==> flow/design.v <==
module top(clk, rst, start,i, socin1
  ,socin2
  ,socin3
  ,socin4,
  socout1
  ,socout2
  ,socout3
  ,socout4
  ,outReady);
  input i;
  input start;
  input clk;
  input rst;
  input socin1;
  input socin2;
  input socin3;
  input socin4;
  output socout1;
  output socout2;
  output socout3;
  output socout4;
  output outReady;
wire loadOut1
  ,loadOut2
  ,loadOut3
  ,loadOut4
  ,shft
  ,clrCount1
  ,loadDivide1
  ,loadDivide2
  ,loadMultiply
  ,divideDone1
  ,divideDone2
  ,multiplyDone
  ,ngtv
  ,loaded
  ,outDone;
  wire [1:0] sel2;
  CONTROLPATH z0 (
   loadOut1
  ,loadOut2
  ,loadOut3
  ,loadOut4
  ,shft
  ,clrCount1
  ,sel2
  ,loadDivide1
  ,loadDivide2
  ,loadMultiply
  ,divideDone1
  ,divideDone2
  ,multiplyDone
  ,ngtv
  ,loaded
  ,start
  ,clk
  ,rst
  ,outDone
);
 DATAPATH z1 (
   i
  ,clk
  ,rst
  ,socin1
  ,socin2
  ,socin3
  ,socin4
  ,shft
  ,loadOut1
  ,loadOut2
  ,loadOut3
  ,loadOut4
  ,clrCount1
  ,sel2
  ,loadDivide1
  ,loadDivide2
  ,loadMultiply
  ,socout1
  ,socout2
  ,socout3
  ,socout4
  ,divideDone1
  ,divideDone2
  ,multiplyDone
  ,outDone
  ,outReady
  ,loaded
  ,ngtv
);
endmodule
module CONTROLPATH(
   loadOut1
  ,loadOut2
  ,loadOut3
  ,loadOut4
  ,shft
  ,clrCount1
  ,sel2
  ,loadDivide1
  ,loadDivide2
  ,loadMultiply
  ,divideDone1
  ,divideDone2
  ,multiplyDone
  ,ngtv
  ,loaded
  ,start
  ,clk
  ,rst
  ,outDone
);
  input clk;
  input rst;
  input divideDone1;
  input divideDone2;
  input loaded;
  input multiplyDone;
  input ngtv;
  input start;
  input outDone;
  output reg loadOut1;
  output reg loadOut2;
  output reg loadOut3;
  output reg loadOut4;
  output reg clrCount1;
  output reg [1:0] sel2;
  output reg shft;
  output reg loadDivide1;
  output reg loadDivide2;
  output reg loadMultiply;
  reg [4:0] state;
  parameter S0=5'b00000,S1=5'b00001,S2=5'b00010,S3=5'b00011,S4=5'b00100,S5=5'b00101,S6=5'b00110,S7=5'b00111,S8=5'b01000,S9=5'b01001, S10=5'b01010,S11=5'b01011,S12=5'b01100,S13=5'b01101,S14=5'b01110,S15=5'b01111,S16=5'b10000,S17=5'b10001,S18=5'b10010,S19=5'b10011, S20=5'b10100,S21=5'b10101,S22=5'b10110,S23=5'b10111,S24=5'b11000,S25=5'b11001;
  always@(posedge clk)
    if(rst) state <= S0;
    else
    case(state)
      S0: if(start == 1) state <= S1;
      S1: state <= S2;  
      S2: if(loaded) begin if(!ngtv) state <= S3; else state <= S24; end  
      S3: state <= S4;  
      S4: if(divideDone2) state <= S5;  
      S5: state <= S6;  
      S6: if(multiplyDone) state <= S7;  
      S7: state <= S8;  
      S8: state <= S9;  
      S9: if(divideDone2) state <= S10;  
      S10: state <= S11;  
      S11: if(multiplyDone) state <= S12;  
      S12: state <= S13;  
      S13: state <= S14;  
      S14: if(divideDone2) state <= S15;  
      S15: state <= S16;  
      S16: if(multiplyDone) state <= S17;  
      S17: state <= S18;  
      S18: state <= S19;  
      S19: if(divideDone2) state <= S20;  
      S20: state <= S21;  
      S21: if(multiplyDone) state <= S22;  
      S22: state <= S23;  
      S23: if(outDone) state <= S0;
      S24: state <= S25;  
      S25: if(divideDone1) state <= S3;
  default: state <= S0;
    endcase
  always@(*)
    begin
      clrCount1    = (state==S1);
      loadDivide2  = (state==S3)|(state==S8)|(state==S13)|(state==S18);
      loadMultiply = (state==S5)|(state==S10)|(state==S15)|(state==S20);
      loadOut1     = (state==S7);
      loadOut2     = (state==S12);
      loadOut3     = (state==S17);
      loadOut4     = (state==S22);
      shft         = (state==S23);
      loadDivide1  = (state==S24);
      if(state>=S8 && state<=S12) sel2 = 2'd1;
      else if(state>=S13 && state<=S17) sel2 = 2'd2;
      else if(state>=S18 && state<=S23) sel2 = 2'd3;
      else sel2 = 2'd0;
    end
endmodule
module DATAPATH(
   i
  ,clk
  ,rst
  ,socin1
  ,socin2
  ,socin3
  ,socin4
  ,shft
  ,loadOut1
  ,loadOut2
  ,loadOut3
  ,loadOut4
  ,clrCount1
  ,sel2
  ,loadDivide1
  ,loadDivide2
  ,loadMultiply
  ,socout1
  ,socout2
  ,socout3
  ,socout4
  ,divideDone1
  ,divideDone2
  ,multiplyDone
  ,outDone
  ,outReady
  ,loaded
  ,ngtv
);
  input i;
  input clk;
  input rst;
  input socin1;
  input socin2;
  input socin3;
  input socin4;
  input loadOut1;
  input loadOut2;
  input loadOut3;
  input loadOut4;
  input shft;
  input clrCount1;
  input loadMultiply;
  input loadDivide1;
  input loadDivide2;
  input [1:0] sel2;
  output socout1;
  output ngtv;
  output loaded;
  output socout2;
  output socout3;
  output socout4;
  output divideDone1;
  output divideDone2;
  output outDone;
  output outReady;
  output multiplyDone;
  wire ld1;
  wire ld2;
  wire [12:0] current;
  wire [9:0] soc1;
  wire [9:0] soc2;
  wire [9:0] soc3;
  wire [9:0] soc4;
  wire [3:0] count;
  wire [10:0] soc_1;
  wire [10:0] soc_2;
  wire [10:0] soc_3;
  wire [10:0] soc_4;
  wire [43:0] mux_out;
  wire [12:0] sum_out;
  wire [25:0] multiplyOut;
  wire outDone1;
  wire outDone2;
  wire outDone3;
  wire outDone4;
  wire outReady1;
  wire outReady2;
  wire outReady3;
  wire outReady4;
  assign outReady = outReady1&outReady2&outReady3&outReady4;
  assign outDone  = outDone1&outDone2&outDone3&outDone4;
  assign loaded = !ld1;
  wire sel;
  assign sel = current[12];
  assign ngtv = current[12];
  wire [12:0] divideOut;
  wire [12:0] divideIn;
  wire divideDone11;
  wire divideDone12;
  wire divideDone13;
  wire divideDone14;
  wire s1;
  wire s2;
  wire s3;
  wire s4;
  wire [10:0] soc_11;
  wire [10:0] soc_22;
  wire [10:0] soc_33;
  wire [10:0] soc_44;
  assign s1 = |{1'b0,soc1};
  assign s2 = |{1'b0,soc2};
  assign s3 = |{1'b0,soc3};
  assign s4 = |{1'b0,soc4};
  assign divideDone1 = divideDone11&divideDone12&divideDone13&divideDone14;
  SIPO13     S1(current,i,clk,ld1);
  SIPO10     S2(soc1,socin1,clk,ld2);
  SIPO10     S3(soc2,socin2,clk,ld2);
  SIPO10     S4(soc3,socin3,clk,ld2);
  SIPO10     S5(soc4,socin4,clk,ld2);
  COUNTER1   A1(count,clk,clrCount1,rst);
  COMPARATOR C1(count,ld1,ld2);
  DIVIDER1    A2(soc_1,divideDone11,10'd1,soc1,loadDivide1,clk);
  DIVIDER1    A3(soc_2,divideDone12,10'd1,soc2,loadDivide1,clk);
  DIVIDER1    A4(soc_3,divideDone13,10'd1,soc3,loadDivide1,clk);
  DIVIDER1    A5(soc_4,divideDone14,10'd1,soc4,loadDivide1,clk);
  DIVIDER2    A6(divideIn,sum_out,divideOut,loadDivide2,clk,divideDone2);
  MUX1       M1({1'b0,soc1},{1'b0,soc2},{1'b0,soc3},{1'b0,soc4},soc_11,soc_22,soc_33,soc_44,mux_out,sel);
  MUX2       M2(mux_out[43:33],mux_out[32:22],mux_out[21:11],mux_out[10:0],divideIn[10:0],sel2);
  assign divideIn[12:11] = 2'b00;
  MUX3       M3(11'b0,soc_1,s1,soc_11);
  MUX3       M4(11'b0,soc_2,s2,soc_22);
  MUX3       M5(11'b0,soc_3,s3,soc_33);
  MUX3       M6(11'b0,soc_4,s4,soc_44);
  ADDER      W1(mux_out[43:33],mux_out[32:22],mux_out[21:11],mux_out[10:0],sum_out);
  BOOTH      B1(current,{1'b0,divideOut[12:1]},multiplyOut,loadMultiply,clk,multiplyDone);
  PISO       P1(multiplyOut[23:11],socout1,clk,rst,loadOut1,outDone1,outReady1,shft);
  PISO       P2(multiplyOut[23:11],socout2,clk,rst,loadOut2,outDone2,outReady2,shft);
  PISO       P3(multiplyOut[23:11],socout3,clk,rst,loadOut3,outDone3,outReady3,shft);
  PISO       P4(multiplyOut[23:11],socout4,clk,rst,loadOut4,outDone4,outReady4,shft);
endmodule
module SIPO13(d_out,d_in,clk,en);
  input d_in,clk,en;
  output [12:0] d_out;
  reg [12:0] out;
  assign d_out = out;
  always@(posedge clk)
    if(en)
    begin
      out[12] <= d_in;
      out[11:0] <= out[12:1];
    end
endmodule
module SIPO10(d_out,d_in,clk,en);  
  input d_in,clk,en;
  output [9:0] d_out;
  reg [9:0] out;
  assign d_out = out;
  always@(posedge clk)
    if(en)
    begin
      out[9] <= d_in;
      out[8:0] <= out[9:1];
    end
endmodule
module COUNTER1(d_out,clk,clr,rst);
  input clk,clr,rst;
  output reg [3:0] d_out;
  always@(posedge clk)
    begin
      if(rst)
        d_out <= 13;
      else if(clr)
        d_out <= 0;
      else if(d_out < 13)
        d_out <= d_out + 1;
    end
endmodule
module COMPARATOR(din,ld1,ld2);
  input [3:0] din;
  output ld1,ld2;
  assign ld1 = din<13;
  assign ld2 = din<10;
endmodule
module DIVIDER1(d_out,divideDone,numerator,denominator,load,clk);
  input [9:0] numerator,denominator;
  input load,clk;
  output divideDone;
  output [10:0] d_out;  
  reg [3:0] count;  
  reg [10:0] A;  
  reg [10:0] Q; 
  reg [9:0] M;  
  wire [10:0]AM;
  assign AM = A-M;
  assign d_out = Q;
  assign divideDone = (count==10);
  always@(posedge clk)
    begin
      if(load==1)
        begin
          count <= 0;
          A <= {1'b0,numerator};
          M <= denominator;
          Q <= 0;
        end
      else if(count < 11)
        begin
          count <= count +1 ;
          if(A<M)
            begin 
             Q <= Q << 1;
             A <= A << 1;
            end
          else
            begin
              Q <= {Q[9:0],1'b1};
              A <= {AM[9:0],1'b0};
            end
        end
    end
endmodule
module DIVIDER2(numerator,denominator,d_out,load,clk,divideDone);
  input [12:0] numerator,denominator;
  input load,clk;
  output [12:0] d_out;
  output divideDone;
  reg [12:0] Q;
  reg[13:0] A;
  reg [12:0] M;
  reg [3:0] count;
  wire [13:0] AM;
  assign AM = A-M;
  assign d_out = Q;
  assign divideDone = (count==13);
  always@(posedge clk)
    begin
      if(load)
        begin
          count <= 0;
          Q <= 0;
          M <= denominator;
          A <= {1'b0,numerator};
        end
      else if(count < 13)
        begin
          count <= count+1;
          if(A < M)
            begin
              Q <= Q << 1;
              A <= A << 1;
            end
          else 
            begin
              A <= {AM[12:0],1'b0};
              Q <= {Q[12:0],1'b1};
            end
         end
    end
endmodule
module ADDER(in1,in2,in3,in4,out);
  input [10:0] in1;
  input [10:0] in2;
  input [10:0] in3;
  input [10:0] in4;
  output reg [12:0] out;
  always@(*)
    out = {2'b00,in1}+{2'b00,in2}+{2'b00,in3}+{2'b00,in4};
endmodule
module MUX1(in1,in2,in3,in4,in5,in6,in7,in8,out,sel);
  input [10:0] in1;
  input [10:0] in2;
  input [10:0] in3;
  input [10:0] in4;
  input [10:0] in5;
  input [10:0] in6;
  input [10:0] in7;
  input [10:0] in8;
  input sel;
  output reg [43:0] out;
  always@(*)
    out = sel ? {in5,in6,in7,in8}:{in1,in2,in3,in4};
endmodule
module MUX2(in1,in2,in3,in4,out,sel);
  input [10:0] in1;
  input [10:0] in2;
  input [10:0] in3;
  input [10:0] in4;
  input [1:0] sel;
  output reg [10:0] out;
  always@(*)
    case(sel)
      2'b00: out[10:0] = in1[10:0];
      2'b01: out[10:0] = in2[10:0];
      2'b10: out[10:0] = in3[10:0];
      2'b11: out[10:0] = in4[10:0];
    endcase
endmodule
module MUX3(in1,in2,sel,out);
  input [10:0] in1;
  input [10:0] in2;
  input sel;
  output reg [10:0] out;
  always@(*)
    out = sel ? in2:in1;
endmodule
module BOOTH(in1,in2,out,load,clk,done);
  input [12:0] in1,in2;
  input clk,load;
  output [25:0] out;
  output done;
  reg [12:0] A;
  reg [12:0] Q;
  reg [12:0] M;
  wire [13:0] AM1;
  wire [13:0] AM2;
  assign AM1 = {A[12],A}+{M[12],M};
  assign AM2 = {A[12],A}-{M[12],M};
  assign out = {A,Q};
  reg [3:0] count;
  reg Q_1;
  assign done = (count==13);
  always@(posedge clk)
    begin
      if(load)
        begin
          count <= 0;
          A <= 0;
          M <= in1;
          Q <= in2;
          Q_1 <= 0;
        end
      else if(count < 13)
        begin
          count <= count + 1;
          if(in2 == 4096)
            begin
            A<= 0;
          	Q <= in1;
            end
          else if({Q[0],Q_1} == 2'b00 | {Q[0],Q_1} == 2'b11)
             begin
               A <= {A[12],A[12:1]};
               Q <= {A[0],Q[12:1]};
               Q_1 <= Q[0];
             end
          else if({Q[0],Q_1} == 2'b01)
            begin
              A <= AM1[13:1];
              Q <= {AM1[0],Q[12:1]};
              Q_1 <= Q[0];
            end
          else
            begin
              A <= AM2[13:1];
              Q <= {AM2[0],Q[12:1]};
              Q_1 <= Q[0];
            end
        end 
    end
endmodule
module PISO(d_in,d_out,clk,rst,load,done,ready,shft);
  input [12:0] d_in;
  input clk;
  input rst;
  input load;
  input shft;
  output d_out;
  output done;
  output ready;
  reg [12:0] out;
  reg [4:0] count;
  assign d_out = out[0];
  assign done = count==13;
  assign ready = !done;
  always@(posedge clk)
    begin
      if(rst)
        count <= 13;
      else if(load)
        begin
          out <= d_in;
          count <= 1;
        end
      else if(count < 13 & shft)
        begin
        count <= count+1;
          out <= out >>1;
        end
    end
endmodule
==> From RTL to reports: top <==
What the tools print for top, step after step.
Lines are those of the file above, counted from 1.
Cell names lack the library's common part.
{ "design": {"design": "top", "clock": "clk", "cell_library": "sky130hd", "pvt_corner": "tt_025C_1v80"} }

==> Word level <==
Counts by Yosys on the flattened word-level netlist (proc, flatten, opt, wreduce; memories kept). Register bits leave out memories and registers merged into their read ports (data or address). Print and check cells are left out. Cells with the same type and inputs are merged into one.
{ "bits": {"input_bits": 8, "register_bits": 366, "elab_cells": 263, "output_inout_bits": 5} }
{ "classes": {"n_reduce_logical": 32, "compare": 23, "n_logic": 22, "equal": 52, "n_mux": 59, "add_sub_neg": 21} }
{ "ops": {"columns": ["cell", "n"], "rows": [
  ["13-bit two-way mux", 14],
  ["5-bit parallel mux with 26-bit select", 1],
  ["11-bit two-way mux", 9],
  ["5-bit two-way mux", 13],
  ["5-bit by 4-bit == test with 1-bit output (second input constant)", 12],
  ["5-bit == test (second input constant)", 10],
  ["11-bit by 10-bit less-than comparator with 1-bit output", 4],
  ["11-bit parallel mux with 4-bit select", 1],
  ["44-bit two-way mux", 1],
  ["10-bit subtractor", 4],
  ["10-bit OR reduction", 4],
  ["4-bit two-way mux", 10],
  ["4-bit less-than comparator (second input constant)", 8],
  ["4-bit by 1-bit adder with 4-bit output (second input constant)", 7],
  ["13-bit by 11-bit adder with 13-bit output", 2],
  ["4-bit == test (second input constant)", 6],
  ["2-bit by 1-bit != test with 1-bit output (second input constant)", 10],
  ["5-bit by 1-bit adder with 5-bit output (second input constant)", 4],
  ["5-bit by 3-bit == test with 1-bit output (second input constant)", 4],
  ["5-bit by 4-bit less-than comparator with 1-bit output (second input constant)", 4],
  ["13-bit by 13-bit adder with 14-bit output", 1],
  ["13-bit by 13-bit subtractor with 14-bit output", 1],
  ["14-bit by 13-bit less-than comparator with 1-bit output", 1],
  ["2-bit nonzero test", 7],
  ["14-bit two-way mux", 1],
  ["1-bit AND", 13],
  ["13-bit subtractor", 1],
  ["11-bit by 11-bit adder with 12-bit output", 1]
]} }
Other operator kinds: 21; their cells: 55.

==> Depth <==
Yosys ltp: most cells in a row. Word level: on the elaborated netlist, between registers, memories and ports. Mapped: between sequential cells and ports; inverters and the memories' decode and read muxes count.
{ "logic_depth": {"word_depth": 8, "ABC_AREA": 1, "ltp_mapped": 25, "ltp_nobuf": 25} }

==> Mapped cells and area <==
Yosys stat after the flow's synthesis: flattened, memories mapped to cells. It holds for the ABC_AREA given above (unset counts as 0); a run with the other value may have another netlist.
Totals and module areas in this step are rounded.
{ "synth_totals": {"buffers": 88, "cells": 2613, "area_mm2": 0.0211, "flip_flops": 387, "seqArea_mm2": 0.009689} }
{ "types": {"columns": ["cell_type", "n", "area_total_um2"], "rows": [
  ["edfxtp_1", 194, 5.83E+03],
  ["dfxtp_1", 193, 3.86E+03],
  ["nand2_1", 608, 2.28E+03],
  ["ha_1", 126, 1.58E+03],
  ["inv_1", 343, 1.29E+03],
  ["a21oi_1", 191, 955.917],
  ["nor2_1", 238, 893.357],
  ["o21ai_0", 178, 890.854],
  ["nand3_1", 158, 790.758],
  ["fa_1", 20, 400.384],
  ["xor2_1", 30, 262.752],
  ["nand4_1", 41, 256.496],
  ["clkbuf_1", 58, 217.709],
  ["o21bai_1", 25, 187.68],
  ["o22ai_1", 28, 175.168],
  ["xnor2_1", 17, 148.893],
  ["o211ai_1", 14, 105.101],
  ["buf_2", 18, 90.086]
]} }
Other cell types: 32; their cells: 133.

==> Worst setup path after synthesis <==
OpenSTA on the mapped netlist: ideal clock, no wires. The path of least setup slack (recovery checks aside). Input and output delay are each 20% of the period. Register names are those of the netlist, which keeps one name where synthesis merged equal registers.
{ "synth_timing": {"path_kind": "register to register", "from": "reg z1.S1.out[12]", "to": "reg z1.A6.M[9]", "setup_ps": 260, "n_path_buf": 2, "slack_ps": 781, "t_arrival_ps": 3958, "launch_ps": 0, "tclk_ps": 5000, "required_time_ps": 4740, "path_stages": 24, "delay_ps": 4218, "synth_period_reached_ps": 4219} }
"delay_ps" is the arrival time less input delay plus setup time.
"path_stages": output pins that drive a net of the path, with the launching flip-flop's if there is one; two outputs of one cell count as two.
"synth_period_reached_ps" is the clock period less the worst setup slack; recovery checks do not enter. This is arithmetic on one report: input and output delays are still those of the set period (20% each).
Between the ends stands the longest chain of elaborated cells between them, by number of cells; it is not shown to be the way that was timed. Of several equally long chains one is given.
A line is the first line of the expression or statement that the cell stems from. Yosys adds cells for indexed reads and writes and turns some case tables into memories.
{ "synth_via": {"cell_sequence": "edfxtp_1 buf_2 clkinv_1 buf_2 o31ai_1 ha_1 inv_1 fa_1 inv_1 nand3_1 nand2_1 nand2_1 nand2_1 a21oi_1 xor2_1 fa_1 inv_1 ha_1 nand2_1 nor2_1 nor4_1 nor2_1 nor2_1 xor2_1", "elab_chain_cells": 4, "cells_between": 4, "cone_lines": 2, "cone_classes": "add/sub: 3; mux: 1"} }
{ "synth_rtl": {"columns": ["element", "line", "rtl"], "rows": [
  ["start, declared", 317, "reg [12:0] out;"],
  ["start, assigned", 322, "out[12] <= d_in;"],
  ["44-bit two-way mux", 454, "out = sel ? {in5,in6,in7,in8}:{in1,in2,in3,in4};"],
  ["11-bit by 11-bit adder with 12-bit output", 440, "out = {2'b00,in1}+{2'b00,in2}+{2'b00,in3}+{2'b00,in4};"],
  ["13-bit by 11-bit adder with 13-bit output x2", 440, null],
  ["end, assigned", 414, "M <= denominator;"],
  ["end, declared", 402, "reg [12:0] M;"]
]} }

==> Worst path after layout <==
From the final timing report of run A: the path of least setup slack in the routed layout; clock arrival at registers is part of the times.
The report prints the path's times to 10 ps; the period is as set.
{ "layout_timing": {"path_kind": "register to register", "from": "reg z1.S3.out[6]", "to": "reg z1.A6.M[11]", "path_stages": 19, "launch_ps": 550, "t_arrival_ps": 4640, "setup_ps": 250, "required_time_ps": 4890, "n_path_buf": 1, "slack_ps": 250, "tclk_ps": 4600} }
Between the ends stands the longest chain of elaborated cells between them, by number of cells; it is not shown to be the way that was timed. Of several equally long chains one is given.
{ "layout_via": {"cell_sequence": "edfxtp_1 inv_1 nand4_1 nor2_2 buf_4 o22ai_1 ha_2 a21oi_2 nor2_1 o31ai_1 nand3_1 xor2_1 fa_1 ha_1 inv_1 nor3_4 nand2_1 o2111ai_1 xor2_1", "elab_chain_cells": 6, "cells_between": 6, "cone_lines": 4, "cone_classes": "add/sub: 3; mux: 2; reduce/logical: 1"} }
{ "layout_rtl": {"columns": ["element", "line", "rtl"], "rows": [
  ["start, declared", 329, "reg [9:0] out;"],
  ["start, assigned", 335, "out[8:0] <= out[9:1];"],
  ["10-bit OR reduction", 284, "assign s2 = |{1'b0,soc2};"],
  ["11-bit two-way mux", 477, "out = sel ? in2:in1;"],
  ["44-bit two-way mux", 454, "out = sel ? {in5,in6,in7,in8}:{in1,in2,in3,in4};"],
  ["11-bit by 11-bit adder with 12-bit output", 440, "out = {2'b00,in1}+{2'b00,in2}+{2'b00,in3}+{2'b00,in4};"],
  ["13-bit by 11-bit adder with 13-bit output x2", 440, null],
  ["end, assigned", 414, "M <= denominator;"],
  ["end, declared", 402, "reg [12:0] M;"]
]} }

7 stored runs of top in the flow (synthesis by Yosys, layout by OpenROAD, sky130hd cells), in arbitrary order. Constraints: input delay and output delay 20% of the set period each, output load 0.01 pF.
"achieved clock period": clock period set for the run, less the worst setup slack. It is reckoned from that one timing run; input and output delays stay at 20% of the period that was set.
"time of the worst setup path": the worst setup path's part of the clock period (all of it between registers, 20% less for each end at a port) less its slack. A launch clock that arrives late makes it longer, a capture clock that arrives late makes it shorter.
"total power after layout": no workload was simulated; the value follows from the tool's default switching activity.
"time of the worst setup path" is given in steps of 10 ps.
Measured values are rounded.

==> run A: settings <==
{ "ABC_AREA": 1, "CAP_MARGIN": 30, "CELL_PAD_IN_SITES_GLOBAL_PLACEMENT": 2, "CORE_ASPECT_RATIO": 0.64, "CORE_UTILIZATION": 45, "CTS_CLUSTER_SIZE": 82, "HOLD_SLACK_MARGIN": -0.0, "MAX_ROUTING_LAYER": "met4", "PLACE_DENSITY_LB_ADDON": 0.26, "TNS_END_PERCENT": 50, "period_ns": 4.6, "CORE_MARGIN": 2, "SLEW_MARGIN": 20 }
==> run A: results <==
Yosys chip area after synthesis: 0.0211 sq mm
die area: 0.04868 sq mm
standard-cell area of the final layout: 0.02353 sq mm
post-layout utilization: 50.9 %
worst setup slack after layout: 248 ps
sum of negative setup slack: 0 ps
post-route worst hold slack: 427 ps
total power after layout: 18.29 mW
achieved clock period: 4352 ps
time of the worst setup path: 4350 ps
worst setup path kind: register to register

==> run B: settings <==
{ "CELL_PAD_IN_SITES_DETAIL_PLACEMENT": 1, "CELL_PAD_IN_SITES_GLOBAL_PLACEMENT": 0, "CORE_MARGIN": 5, "CORE_UTILIZATION": 72, "CTS_CLUSTER_DIAMETER": 281, "CTS_CLUSTER_SIZE": 87, "MAX_ROUTING_LAYER": "met5", "MIN_ROUTING_LAYER": "met2", "PLACE_DENSITY": 0.75, "SETUP_SLACK_MARGIN": 0.93, "TNS_END_PERCENT": 30, "period_ns": 5.55, "CAP_MARGIN": 20, "SLEW_MARGIN": 20 }
==> run B: results <==
did not finish, placement stopped with DPL-0033

==> run C: settings <==
{ "ABC_AREA": 1, "CAP_MARGIN": 30, "CELL_PAD_IN_SITES_GLOBAL_PLACEMENT": 2, "CORE_ASPECT_RATIO": 0.73, "CORE_UTILIZATION": 48, "CTS_CLUSTER_DIAMETER": 167, "GPL_ROUTABILITY_DRIVEN": 0, "GPL_TIMING_DRIVEN": 0, "HOLD_SLACK_MARGIN": 0.02, "MIN_ROUTING_LAYER": "met2", "PLACE_DENSITY_LB_ADDON": 0.0, "SETUP_SLACK_MARGIN": 1.21, "period_ns": 5.0, "CORE_MARGIN": 2, "SLEW_MARGIN": 20 }
==> run C: results <==
Yosys chip area after synthesis: 0.0211 sq mm
die area: 0.04567 sq mm
standard-cell area of the final layout: 0.02433 sq mm
post-layout utilization: 56.2 %
worst setup slack after layout: 574 ps
sum of negative setup slack: 0 ps
post-route worst hold slack: 418 ps
total power after layout: 19.05 mW
achieved clock period: 4426 ps
time of the worst setup path: 4430 ps
worst setup path kind: register to register

==> run D: settings <==
{ "ABC_AREA": 1, "CAP_MARGIN": 30, "CELL_PAD_IN_SITES_GLOBAL_PLACEMENT": 2, "CORE_ASPECT_RATIO": 0.64, "CORE_MARGIN": 6, "CORE_UTILIZATION": 69, "CTS_CLUSTER_SIZE": 67, "GPL_TIMING_DRIVEN": 1, "HOLD_SLACK_MARGIN": -0.0, "MAX_ROUTING_LAYER": "met4", "MIN_ROUTING_LAYER": "met1", "PLACE_DENSITY_LB_ADDON": 0.25, "SLEW_MARGIN": 25, "TNS_END_PERCENT": 50, "period_ns": 3.0 }
==> run D: results <==
did not finish, placement stopped with FLW-0024

==> run E: settings <==
{ "ABC_AREA": 1, "CAP_MARGIN": 30, "CELL_PAD_IN_SITES_GLOBAL_PLACEMENT": 2, "CORE_ASPECT_RATIO": 0.64, "CORE_UTILIZATION": 69, "CTS_CLUSTER_SIZE": 82, "GPL_TIMING_DRIVEN": 1, "HOLD_SLACK_MARGIN": -0.0, "MAX_ROUTING_LAYER": "met4", "MIN_ROUTING_LAYER": "met2", "PLACE_DENSITY_LB_ADDON": 0.25, "SLEW_MARGIN": 25, "TNS_END_PERCENT": 50, "period_ns": 4.6, "CORE_MARGIN": 2 }
==> run E: results <==
did not finish, placement stopped with FLW-0024

==> run F: settings <==
{ "CORE_MARGIN": 3, "CORE_UTILIZATION": 45, "GPL_ROUTABILITY_DRIVEN": 0, "MAX_ROUTING_LAYER": "met5", "PLACE_DENSITY": 0.73, "SETUP_SLACK_MARGIN": 0.97, "TNS_END_PERCENT": 75, "period_ns": 5.59, "CAP_MARGIN": 20, "SLEW_MARGIN": 20 }
==> run F: results <==
Yosys chip area after synthesis: 0.02036 sq mm
die area: 0.04783 sq mm
standard-cell area of the final layout: 0.02291 sq mm
post-layout utilization: 51.6 %
worst setup slack after layout: 921 ps
sum of negative setup slack: 0 ps
post-route worst hold slack: 440 ps
total power after layout: 15.18 mW
achieved clock period: 4669 ps
time of the worst setup path: 4670 ps
worst setup path kind: register to register

==> run G: settings <==
{ "ABC_AREA": 1, "CAP_MARGIN": 35, "CELL_PAD_IN_SITES_DETAIL_PLACEMENT": 1, "CELL_PAD_IN_SITES_GLOBAL_PLACEMENT": 3, "CORE_ASPECT_RATIO": 1.05, "CORE_MARGIN": 10, "CORE_UTILIZATION": 48, "CTS_CLUSTER_DIAMETER": 167, "CTS_CLUSTER_SIZE": 65, "GPL_ROUTABILITY_DRIVEN": 0, "GPL_TIMING_DRIVEN": 0, "HOLD_SLACK_MARGIN": 0.02, "MIN_ROUTING_LAYER": "met2", "PLACE_DENSITY_LB_ADDON": 0.15, "SETUP_SLACK_MARGIN": 1.21, "SLEW_MARGIN": 40, "period_ns": 5.0 }
==> run G: results <==
did not finish, placement stopped with FLW-0024
